==> flow/design.v <==
module alu (
    input  [18:0] a,
    input  [18:0] b,
    input  [4:0]  opcode,
    output reg [37:0] outau
);
always @(*) begin
    case (opcode)
        5'b00000: outau = {19'b0, a + b};         
        5'b00001: outau = {19'b0, a - b};         
        5'b00010: outau = a * b;                  
        5'b00011: outau = (b != 0) ? {19'b0, a / b} : 38'b0;  
        5'b00100: outau = {19'b0, a + 19'd1};     
        5'b00101: outau = {19'b0, a - 19'd1};     
        5'b00110: outau = {19'b0, a & b};         
        5'b00111: outau = {19'b0, a | b};         
        5'b01000: outau = {19'b0, a ^ b};         
        5'b01001: outau = {19'b0, ~a};            
        default : outau = 38'b0;                  
    endcase
end
endmodule
module program_counter (
    input clk,
    input rst,
    input pc_enable,
    input [1:0] pc_sel,            
    input [18:0] target_addr,      
    output reg [18:0] pc
);
always @(posedge clk or posedge rst) begin
    if (rst) begin
        pc <= 19'd0;
    end 
    else if (pc_enable) begin
        case (pc_sel)
            2'b00: pc <= pc + 1;         
            2'b01: pc <= target_addr;        
            2'b10: pc <= target_addr;        
            2'b11: pc <= target_addr;        
        endcase
    end
end
endmodule
module inst_reg (
    input clk,
    input load_IR,
    input [18:0] ins,               
    output reg [4:0] opcode,        
    output reg [3:0] rs1, rs2, rd,  
    output reg [13:0] addr_imm,     
    output reg [5:0] branch_offset  
);
    localparam OPC_ADD   = 5'd0,
               OPC_SUB   = 5'd1,
               OPC_MUL   = 5'd2,
               OPC_DIV   = 5'd3,
               OPC_INC   = 5'd4,
               OPC_DEC   = 5'd5,
               OPC_AND   = 5'd6,
               OPC_OR    = 5'd7,
               OPC_XOR   = 5'd8,
               OPC_NOT   = 5'd9,
               OPC_LD    = 5'd10,
               OPC_ST    = 5'd11,
               OPC_BEQ   = 5'd12,
               OPC_BNE   = 5'd13,
               OPC_JMP   = 5'd14,
               OPC_CALL  = 5'd15;
    always @(posedge clk) begin
        if (load_IR) begin
            opcode <= ins[18:14];
            rs1 <= 4'd0;
            rs2 <= 4'd0;
            rd <= 4'd0;
            addr_imm <= 14'd0;
            branch_offset <= 6'd0;
            case (ins[18:14])
                OPC_ADD, OPC_SUB, OPC_MUL, OPC_DIV,
                OPC_INC, OPC_DEC, OPC_AND, OPC_OR,
                OPC_XOR, OPC_NOT: begin
                    rs1 <= ins[13:10];
                    rs2 <= ins[9:6];
                    rd  <= ins[5:2];
                end
                OPC_LD, OPC_ST: begin
                    rs1 <= ins[13:10];             
                    rs2 <= ins[9:6];               
                    addr_imm <= {8'd0, ins[5:0]};  
                end
                OPC_BEQ, OPC_BNE: begin
                    rs1 <= ins[13:10];            
                    rs2 <= ins[9:6];              
                    branch_offset <= ins[5:0];    
                end
                OPC_JMP, OPC_CALL: begin
                    addr_imm <= ins[13:0];        
                end
                default: begin
                end
            endcase
        end
    end
endmodule
module reg_file (
    input clk,
    input rst,
    input reg_write,                  
    input [4:0] read_reg1,            
    input [4:0] read_reg2,            
    input [4:0] write_reg,            
    input [18:0] write_data,          
    output [18:0] read_data1,         
    output [18:0] read_data2          
);
    reg [18:0] registers [0:31];
    assign read_data1 = registers[read_reg1];
    assign read_data2 = registers[read_reg2];
    integer i;
    always @(posedge clk or posedge rst) begin
        if (rst) begin
            for (i = 0; i < 32; i = i + 1)
                registers[i] <= 19'd0;
        end else if (reg_write) begin
                        registers[write_reg] <= write_data;
        end
    end
endmodule
module control_unit (
    input clk, rst,
    input [4:0] opcode,                     	 
    input regs_equal,				 
    output reg mem_read,			 
    output reg mem_write,			 
    output reg reg_write,			 
    output reg load_IR,				 
    output reg pc_enable,			 
    output reg [4:0] ALU_op,			 
    output reg [1:0] pc_sel,			 
    output halted				 
);
    parameter FETCH = 3'b000, EXECUTE = 3'b001, MEMORY = 3'b010,
              WRITBK = 3'b011, CONTROL = 3'b100, HALT = 3'b101;
    reg [2:0] state, next_state;
    assign halted = (state == HALT);
    always @(posedge clk or posedge rst) begin
        if (rst)
            state <= FETCH;
        else
            state <= next_state;
    end
    always @(*) begin
        case (state)
            FETCH: next_state = EXECUTE;
            EXECUTE: begin
                case (opcode)
                    5'b01010, 5'b01011: next_state = MEMORY;   				 
                    5'b01100, 5'b01101, 5'b01110, 5'b01111: next_state = CONTROL;	 
                    5'b00000, 5'b00001, 5'b00010, 5'b00011, 5'b00100,
                    5'b00101, 5'b00110, 5'b00111, 5'b01000, 5'b01001: next_state = WRITBK;  
                    5'b11111: next_state = HALT;					 
                    default: next_state = FETCH;					 
                endcase
            end
            MEMORY: begin
                if (opcode == 5'b01010)
                    next_state = WRITBK;	  
                else
                    next_state = FETCH;  	 
            end
            WRITBK: next_state = FETCH;
            CONTROL: next_state = FETCH;
            HALT: next_state = HALT;
            default: next_state = FETCH;
        endcase
    end
    always @(*) begin
        mem_read = 0;
        mem_write = 0;
        reg_write = 0;
        load_IR = 0;
        pc_enable = 0;
        ALU_op = 5'b00000;
        pc_sel = 2'b00;
        case (state)
            FETCH: begin
                mem_read = 1;
                load_IR = 1;
                pc_enable = 1;
                pc_sel = 2'b00;
            end
            EXECUTE: begin
                ALU_op = opcode;
            end
            MEMORY: begin
                if (opcode == 5'b01010)
                    mem_read = 1;        
                else
                    mem_write = 1;       
            end
            WRITBK: begin
                ALU_op = opcode;
                if (opcode != 5'b01011)  
                    reg_write = 1;
            end
            CONTROL: begin
                case (opcode)
                    5'b01100: begin pc_enable = regs_equal;  pc_sel = 2'b01; end  
                    5'b01101: begin pc_enable = !regs_equal; pc_sel = 2'b01; end  
                    5'b01110, 5'b01111: begin pc_enable = 1; pc_sel = 2'b10; end  
                    default: ;
                endcase
            end
            default: ;
        endcase
    end
endmodule
module top_module (
    input clk,
    input rst,
    output [18:0] imem_addr,               
    input  [18:0] imem_rdata,              
    output [8:0]  dmem_addr,               
    input  [18:0] dmem_rdata,              
    output [18:0] dmem_wdata,              
    output        dmem_we,                 
    output        halt                     
);
    wire [4:0] opcode;
    wire [3:0] rs1, rs2, rd;
    wire [13:0] addr_imm;
    wire [5:0] branch_offset;
    wire [4:0] alu_opcode;
    wire [1:0] pc_sel;
    wire [18:0] reg_data1, reg_data2;
    wire [37:0] alu_result;
    wire mem_read, mem_write, reg_write, load_IR, pc_enable;
    wire [18:0] pc_value;
    wire [18:0] target_addr;
    reg [18:0] mem_read_data;
    always @(posedge clk) begin
        if (mem_read)
            mem_read_data <= dmem_rdata;
    end
    wire is_load = (opcode == 5'b01010);
    wire [3:0]  wb_reg  = is_load ? rs2 : rd;
    wire [18:0] wb_data = is_load ? mem_read_data : alu_result[18:0];
    wire [18:0] ea      = reg_data1 + {5'd0, addr_imm};
    assign imem_addr  = pc_value;
    assign dmem_addr  = ea[8:0];
    assign dmem_wdata = reg_data2;
    assign dmem_we    = mem_write;
    assign target_addr = (pc_sel == 2'b01) ? (pc_value + {{13{branch_offset[5]}}, branch_offset}) : {5'd0, addr_imm};
    program_counter PC (
        .clk(clk),
        .rst(rst),
        .pc_enable(pc_enable),
        .pc_sel(pc_sel),
        .target_addr(target_addr),
        .pc(pc_value)
    );
    inst_reg IR (
        .clk(clk),
        .load_IR(load_IR),
        .ins(imem_rdata),
        .opcode(opcode),
        .rs1(rs1),
        .rs2(rs2),
        .rd(rd),
        .addr_imm(addr_imm),
        .branch_offset(branch_offset)
    );
    control_unit CU (
        .clk(clk),
        .rst(rst),
        .opcode(opcode),
        .regs_equal(reg_data1 == reg_data2),
        .mem_read(mem_read),
        .mem_write(mem_write),
        .reg_write(reg_write),
        .load_IR(load_IR),
        .pc_enable(pc_enable),
        .ALU_op(alu_opcode),
        .pc_sel(pc_sel),
        .halted(halt)
    );
    reg_file RF (
        .clk(clk),
        .rst(rst),
        .reg_write(reg_write),
        .read_reg1({1'b0, rs1}),
        .read_reg2({1'b0, rs2}),
        .write_reg({1'b0, wb_reg}),
        .write_data(wb_data),
        .read_data1(reg_data1),
        .read_data2(reg_data2)
    );
    alu ALU (
        .a(reg_data1),
        .b(reg_data2),
        .opcode(alu_opcode),
        .outau(alu_result)
    );
endmodule
Lab notebook: top_module

## Tool chain data of top_module

Each step is given for the RTL above and for the edited RTL.
Lines under "original" count in the file above, lines under "edited" in the edited file.
"difference" is "edited" less "original", of the values as shown.
Library cell names are shortened.
Not given: --

| design | value |
|---|---|
| top | top_module |
| clock input | clk |
| standard-cell library | sky130hd |
| library corner | tt_025C_1v80 |

## Edit of the RTL

The edit as a unified diff against the file above.
A script made this edit. It changes what the design does and was not meant as an optimisation.

```diff
@@ -10,5 +10,5 @@
         5'b00001: outau = {19'b0, a - b};         
         5'b00010: outau = a * b;                  
-        5'b00011: outau = (b != 0) ? {19'b0, a / b} : 38'b0;  
+        5'b00011: outau = (b != 0) ? {19'b0, a - b} : 38'b0;  
         5'b00100: outau = {19'b0, a + 19'd1};     
         5'b00101: outau = {19'b0, a - 19'd1};     
```

## Word-level counts

Yosys after proc, flatten, opt, wreduce and memory -nomap, before mapping. Print and check cells are not counted. Equal cells are merged and count once.
Yosys's memory passes give these memory sizes; they may raise the number of words (mostly to a power of two), join words into wider ones and drop unused or constant bits.

Cells by class:

| element | original | edited | difference |
|---|---|---|---|
| add/sub/neg operators | 7 | 7 | 0 |
| multipliers | 1 | 1 | 0 |
| divide/modulo/power cells | 1 | 0 | -1 |
| eq/ne operators | 84 | 84 | 0 |
| mux-type cells | 24 | 24 | 0 |
| bitwise operators | 4 | 4 | 0 |
| reductions and logical operators | 34 | 34 | 0 |

Operator list:

| operator | original | edited | difference |
|---|---|---|---|
| divider 19 x 19 -> 19 bit | 1 | 0 | -1 |
| == test 4 bit with constant B | 24 | 24 | 0 |
| AND reduction 2 bit | 16 | 16 | 0 |
| == test 5 x 4 -> 1 bit with constant B | 15 | 15 | 0 |
| == test 4 x 3 -> 1 bit with constant B | 12 | 12 | 0 |
| == test 5 x 3 -> 1 bit with constant B | 8 | 8 | 0 |
| == test 4 x 2 -> 1 bit with constant B | 6 | 6 | 0 |
| 2-to-1 mux 1 bit | 6 | 6 | 0 |
| OR reduction 2 bit | 6 | 6 | 0 |
| zero test 5 bit | 5 | 5 | 0 |
| == test 5 x 2 -> 1 bit with constant B | 4 | 4 | 0 |
| == test 4 x 1 -> 1 bit with constant B | 3 | 3 | 0 |
| 2-to-1 mux 19 bit | 3 | 3 | 0 |
| adder 19 x 1 -> 19 bit with constant B | 2 | 2 | 0 |
| adder 19 bit | 2 | 2 | 0 |
| == test 2 bit with constant B | 2 | 2 | 0 |
| == test 3 x 2 -> 1 bit with constant B | 2 | 2 | 0 |
| == test 3 bit with constant B | 2 | 2 | 0 |
| == test 5 x 1 -> 1 bit with constant B | 2 | 2 | 0 |
| 2-to-1 mux 2 bit | 2 | 2 | 0 |
| 2-to-1 mux 5 bit | 2 | 2 | 0 |
| parallel mux 1 bit (select 2 bit) | 2 | 2 | 0 |
| parallel mux 19 bit (select 16 bit) | 2 | 2 | 0 |
| adder 9 bit | 1 | 1 | 0 |
| AND 19 bit | 1 | 1 | 0 |
| == test 19 bit | 1 | 1 | 0 |
| == test 2 x 1 -> 1 bit with constant B | 1 | 1 | 0 |
| == test 3 x 1 -> 1 bit with constant B | 1 | 1 | 0 |

Not every row of either side is listed.

Storage and ports:

| element | original | edited | difference |
|---|---|---|---|
| bits in registers | 382 | 382 | 0 |
| memory bits (read-only) | 96 | 96 | 0 |
| clocked read ports x word width | 3 | 3 | 0 |
| memory cells | 1 | 1 | 0 |
| input bits | 40 | 40 | 0 |
| output and inout port bits | 49 | 49 | 0 |

Memories:

| element | original | edited |
|---|---|---|
| words x width with read and write ports | 32x3 r1 w0 | 32x3 r1 w0 |

## Logic depth

Depth = most cells in a row (Yosys ltp): at word level without a register or memory, in the mapped netlist without a sequential cell, where the memories' decode and read muxes count.

Depth:

| element | original | edited | difference |
|---|---|---|---|
| word-level depth | 7 | 7 | 0 |
| ABC_AREA | 0 | 0 | -- |
| mapped depth | 216 | 39 | -177 |
| gate-level depth less buffers | 198 | 31 | -167 |

## Netlist

Yosys stat after the flow's synthesis: flattened, memories mapped to cells. It holds for the ABC_AREA given above (unset counts as 0); a run with the other value may have another netlist.

Synthesis totals:

| element | original | edited | difference |
|---|---|---|---|
| mapped cells | 4,796 | 3,571 | -1,225 |
| mapped area (um^2) | 39,684.3 | 30,744.5 | -8,939.8 |
| sequential part of the area (um^2) | 9,899.5 | 9,899.5 | 0.0 |
| flip-flops | 385 | 385 | 0 |
| buffers | 273 | 239 | -34 |

Cells by type:

| type | original | edited | difference |
|---|---|---|---|
| ha_1 | 358 | 164 | -194 |
| a21oi_1 | 383 | 240 | -143 |
| nor2_1 | 445 | 313 | -132 |
| nor3_1 | 125 | 41 | -84 |
| mux2_2 | 96 | 23 | -73 |
| o21a_1 | 88 | 15 | -73 |
| o21ai_0 | 344 | 280 | -64 |
| a21o_1 | 65 | 22 | -43 |
| xor2_1 | 65 | 25 | -40 |
| nand3_1 | 94 | 60 | -34 |
| xnor2_1 | 111 | 78 | -33 |
| or3_1 | 40 | 7 | -33 |
| nand4_1 | 32 | 6 | -26 |
| nor2b_1 | 69 | 44 | -25 |
| a31oi_1 | 56 | 31 | -25 |
| clkbuf_1 | 163 | 140 | -23 |
| o211ai_1 | 29 | 7 | -22 |
| o21ai_1 | 9 | 30 | +21 |

Not every row of either side is listed.
By module: a second synthesis without flattening, with its own total; a netlist apart from the flattened one above.

Unflattened totals:

| element | original | edited | difference |
|---|---|---|---|
| cells (unflattened synthesis) | 6,372 | 5,165 | -1,207 |
| area total of the unflattened synthesis (um^2) | 60,255.3 | 51,789.7 | -8,465.6 |

Each row is one instance without its submodules.

Modules, original:

| module | times used | cells | area (um^2) | sequential area (um^2) |
|---|---|---|---|---|
| reg_file | 1 | 2,680 | 31,043.5 | 15,214.6 |
| alu | 1 | 3,141 | 23,680.2 | 0.0 |
| top_module | 1 | 279 | 2,539.9 | 570.5 |
| inst_reg | 1 | 74 | 1,380.1 | 1,111.1 |
| program_counter | 1 | 154 | 1,267.5 | 475.5 |
| control_unit | 1 | 44 | 344.1 | 75.1 |

Modules, edited:

| module | times used | cells | area (um^2) | sequential area (um^2) |
|---|---|---|---|---|
| reg_file | 1 | 2,680 | 31,043.5 | 15,214.6 |
| alu | 1 | 1,945 | 15,336.0 | 0.0 |
| top_module | 1 | 268 | 2,418.6 | 570.5 |
| inst_reg | 1 | 74 | 1,380.1 | 1,111.1 |
| program_counter | 1 | 154 | 1,267.5 | 475.5 |
| control_unit | 1 | 44 | 344.1 | 75.1 |

## Path before layout

Path of least setup slack by OpenSTA after synthesis, without wires, with an ideal clock, recovery checks aside; 20% of the period is set as input and as output delay. Where synthesis merged equal registers, the netlist keeps one of their names.

Timing after synthesis:

| element | original | edited | difference |
|---|---|---|---|
| kind | reg2reg | reg2out | -- |
| from | reg IR.rs2[0] | reg IR.rs1[1] | -- |
| to | reg RF.registers[9][0] | out dmem_addr[8] | -- |
| period (ns) | 38.5 | 38.5 | 0.0 |
| external output delay (ns) | -- | 7.700 | -- |
| library setup time (ns) | 0.136 | -- | -- |
| time at the first pin (ns) | 0.000 | 0.000 | 0.000 |
| arrival (ns) | 41.695 | 4.014 | -37.681 |
| required time (ns) | 38.364 | 30.800 | -7.564 |
| path slack (ns) | -3.331 | 26.786 | +30.117 |
| path delay (ns) | 41.831 | 4.014 | -37.817 |
| stages on the path | 198 | 23 | -175 |
| path buffers | 20 | 7 | -13 |
| synthesis period reached (ns) | 41.831 | 11.714 | -30.117 |

"path delay" is the arrival time less input delay plus setup time.
A path that ends at an output port has no setup time.
"stages on the path": output pins that drive a net of the path, with the launching flip-flop's if there is one; two outputs of one cell count as two.
"synthesis period reached" is the clock period less the worst setup slack; recovery checks do not enter. This is arithmetic on one report: input and output delays are still those of the set period (20% each).
The rows between start and end are the longest chain of elaborated cells between them; the timing report does not say that the signal goes this way. Where chains are equally long, one stands for them.
A line is the first line of the expression or statement that the cell stems from. Yosys adds cells for indexed reads and writes and turns some case tables into memories.
At most two assigning lines are given for a register; there are more.

| on the way, after synthesis, original | value |
|---|---|
| path through | edfxtp_1 > buf_4 > buf_6 > buf_4 > buf_4 > buf_2 > buf_2 > mux2_2 > nand2_1 > o21ai_0 > o32ai_1 > clkbuf_1 > ha_1 > nor2_1 > nor3_1 > nand3_1 > nor3_1 > or2_2 > (+162 left out) > o21ai_1 > clkbuf_1 > mux2_2 > ha_1 > o21a_1 > o21a_1 > o21a_1 > o21ai_0 > nand2b_1 > a21oi_1 > o21a_1 > o21ai_0 > a2111oi_0 > o21a_1 > o221ai_1 > a22oi_1 > buf_2 > o21ai_0 |
| length of the longest elaborated chain | 6 |
| elaborated cells between the ends (all ways) | 31 |

Ends and longest elaborated chain, after synthesis, original:

| element | line | source |
|---|---|---|
| start, declared | 50 | `output reg [3:0] rs1, rs2, rd,` |
| start, assigned | 83 | `rs2 <= ins[9:6];` |
| start, assigned | 88 | `rs2 <= ins[9:6];` |
| == test 4 bit | 118 | `assign read_data2 = registers[read_reg2];` |
| parallel mux 19 bit (select 16 bit) | 118 |  |
| divider 19 x 19 -> 19 bit | 12 | `5'b00011: outau = (b != 0) ? {19'b0, a / b} : 38'b0;` |
| 2-to-1 mux 19 bit | 12 |  |
| parallel mux 19 bit (select 10 bit) | 8 | `case (opcode)` |
| 2-to-1 mux 19 bit | 247 | `wire [18:0] wb_data = is_load ? mem_read_data : alu_result[18:0];` |
| end, assigned | 123 | `registers[i] <= 19'd0;` |
| end, assigned | 125 | `registers[write_reg] <= write_data;` |
| end, declared | 116 | `reg [18:0] registers [0:31];` |

| on the way, after synthesis, edited | value |
|---|---|
| path through | edfxtp_1 > buf_2 > buf_4 > buf_4 > buf_4 > buf_4 > clkbuf_1 > a221oi_1 > a21oi_1 > a21oi_1 > a31o_2 > clkbuf_1 > inv_1 > ha_1 > fa_1 > a21oi_1 > nor2_1 > nor2_1 > o21bai_1 > a21oi_1 > o21bai_1 > a21oi_1 > xnor2_1 |
| length of the longest elaborated chain | 3 |
| elaborated cells between the ends (all ways) | 18 |

Ends and longest elaborated chain, after synthesis, edited:

| element | line | source |
|---|---|---|
| start, declared | 50 | `output reg [3:0] rs1, rs2, rd,` |
| start, assigned | 82 | `rs1 <= ins[13:10];` |
| start, assigned | 87 | `rs1 <= ins[13:10];` |
| == test 4 bit | 117 | `assign read_data1 = registers[read_reg1];` |
| parallel mux 19 bit (select 16 bit) | 117 |  |
| adder 9 bit | 248 | `wire [18:0] ea      = reg_data1 + {5'd0, addr_imm};` |
| end, declared | 223 | `output [8:0]  dmem_addr,` |

## Path in the finished layout

Path of least setup slack in the final report of each run of pair 1 (OpenROAD, finished layout, wires in). Where an end is a register, its clock arrival counts in the times.

Timing post-layout:

| element | original | edited | difference |
|---|---|---|---|
| kind | reg2reg | reg2out | -- |
| from | reg IR.rs2[1] | reg IR.rs1[0] | -- |
| to | reg RF.registers[1][0] | out dmem_addr[8] | -- |
| period (ns) | 38.0 | 38.0 | 0.0 |
| external output delay (ns) | -- | 7.60 | -- |
| library setup time (ns) | 0.14 | -- | -- |
| time at the first pin (ns) | 0.57 | 0.59 | +0.02 |
| arrival (ns) | 37.76 | 6.45 | -31.31 |
| required time (ns) | 38.42 | 30.40 | -8.02 |
| path slack (ns) | 0.65 | 23.95 | +23.30 |
| stages on the path | 198 | 16 | -182 |
| path buffers | 16 | 3 | -13 |

The rows between start and end are the longest chain of elaborated cells between them; the timing report does not say that the signal goes this way. Where chains are equally long, one stands for them.
At most two assigning lines are given for a register; there are more.

| on the way, post-layout, original | value |
|---|---|
| path through | edfxtp_1 > buf_6 > buf_12 > clkbuf_16 > and3_4 > and3_4 > nor4_4 > a41o_2 > inv_2 > a2111o_1 > nor4_4 > a31oi_2 > or2_4 > ha_4 > o21a_1 > nor2_2 > nor2_2 > nand3_2 > (+162 left out) > o21ai_1 > ha_1 > nor2b_4 > o21a_1 > o21a_1 > o21a_1 > o21ai_1 > nand2b_1 > a21oi_1 > o21a_1 > o21ai_2 > a2111oi_2 > o21a_2 > o221ai_2 > a22oi_2 > buf_6 > clkbuf_16 > a21oi_1 |
| length of the longest elaborated chain | 6 |
| elaborated cells between the ends (all ways) | 31 |

Ends and longest elaborated chain, post-layout, original:

| element | line | source |
|---|---|---|
| start, declared | 50 | `output reg [3:0] rs1, rs2, rd,` |
| start, assigned | 83 | `rs2 <= ins[9:6];` |
| start, assigned | 88 | `rs2 <= ins[9:6];` |
| == test 4 bit | 118 | `assign read_data2 = registers[read_reg2];` |
| parallel mux 19 bit (select 16 bit) | 118 |  |
| divider 19 x 19 -> 19 bit | 12 | `5'b00011: outau = (b != 0) ? {19'b0, a / b} : 38'b0;` |
| 2-to-1 mux 19 bit | 12 |  |
| parallel mux 19 bit (select 10 bit) | 8 | `case (opcode)` |
| 2-to-1 mux 19 bit | 247 | `wire [18:0] wb_data = is_load ? mem_read_data : alu_result[18:0];` |
| end, assigned | 123 | `registers[i] <= 19'd0;` |
| end, assigned | 125 | `registers[write_reg] <= write_data;` |
| end, declared | 116 | `reg [18:0] registers [0:31];` |

| on the way, post-layout, edited | value |
|---|---|
| path through | edfxtp_1 > buf_4 > clkinv_1 > nor3_1 > o2bb2ai_1 > o31ai_1 > a21oi_2 > buf_4 > ha_1 > inv_1 > o21bai_1 > a21oi_1 > o21bai_1 > a21oi_1 > xnor2_1 > clkdlybuf4s50_1 |
| length of the longest elaborated chain | 3 |
| elaborated cells between the ends (all ways) | 18 |

Ends and longest elaborated chain, post-layout, edited:

| element | line | source |
|---|---|---|
| start, declared | 50 | `output reg [3:0] rs1, rs2, rd,` |
| start, assigned | 82 | `rs1 <= ins[13:10];` |
| start, assigned | 87 | `rs1 <= ins[13:10];` |
| == test 4 bit | 117 | `assign read_data1 = registers[read_reg1];` |
| parallel mux 19 bit (select 16 bit) | 117 |  |
| adder 9 bit | 248 | `wire [18:0] ea      = reg_data1 + {5'd0, addr_imm};` |
| end, declared | 223 | `output [8:0]  dmem_addr,` |

## Measured runs

Both versions went through the flow (Yosys, OpenROAD) with the same settings in each pair. Constraints: input delay and output delay 20% of the set period each, output load 0.01 pF.

| flow settings, pair 1 | value |
|---|---|
| period_ns | 38.0 |
| CAP_MARGIN | 20 |
| CORE_MARGIN | 2 |
| CORE_UTILIZATION | 40 |
| SLEW_MARGIN | 20 |

Measured results, pair 1:

| element | original | edited | difference |
|---|---|---|---|
| area of the synthesized netlist (um^2) | 39,684.3 | 30,744.5 | -8,939.8 |
| area of the die (um^2) | 101,745.0 | 79,095.9 | -22,649.1 |
| area of the standard cells in the finished layout (um^2) | 48,685.4 | 34,142.7 | -14,542.7 |
| utilization after routing (%) | 49.5 | 44.9 | -4.6 |
| worst setup slack after layout (ns) | 0.653 | 23.947 | +23.294 |
| post-route setup TNS (ns) | 0.000 | 0.000 | 0.000 |
| post-route worst hold slack (ns) | 0.438 | 0.444 | +0.006 |
| period achieved (ns) | 37.347 | 14.053 | -23.294 |

| flow settings, pair 2 | value |
|---|---|
| CAP_MARGIN | 35 |
| CORE_UTILIZATION | 38 |
| CTS_CLUSTER_SIZE | 85 |
| HOLD_SLACK_MARGIN | 0.02 |
| MAX_ROUTING_LAYER | met5 |
| PLACE_DENSITY_LB_ADDON | 0.3 |
| SLEW_MARGIN | 20 |
| period_ns | 56.3 |
| CORE_MARGIN | 2 |

Measured results, pair 2:

| element | original | edited | difference |
|---|---|---|---|
| area of the synthesized netlist (um^2) | 39,684.3 | 30,744.5 | -8,939.8 |
| area of the die (um^2) | 107,034.0 | 83,197.6 | -23,836.4 |
| area of the standard cells in the finished layout (um^2) | 44,076.0 | 34,332.9 | -9,743.1 |
| utilization after routing (%) | 42.6 | 42.8 | +0.2 |
| worst setup slack after layout (ns) | 7.551 | 39.036 | +31.485 |
| post-route setup TNS (ns) | 0.000 | 0.000 | 0.000 |
| post-route worst hold slack (ns) | 0.435 | 0.438 | +0.003 |
| period achieved (ns) | 48.749 | 17.264 | -31.485 |

"period achieved": clock period set for the run, less the worst setup slack. It is reckoned from that one timing run; input and output delays stay at 20% of the period that was set.
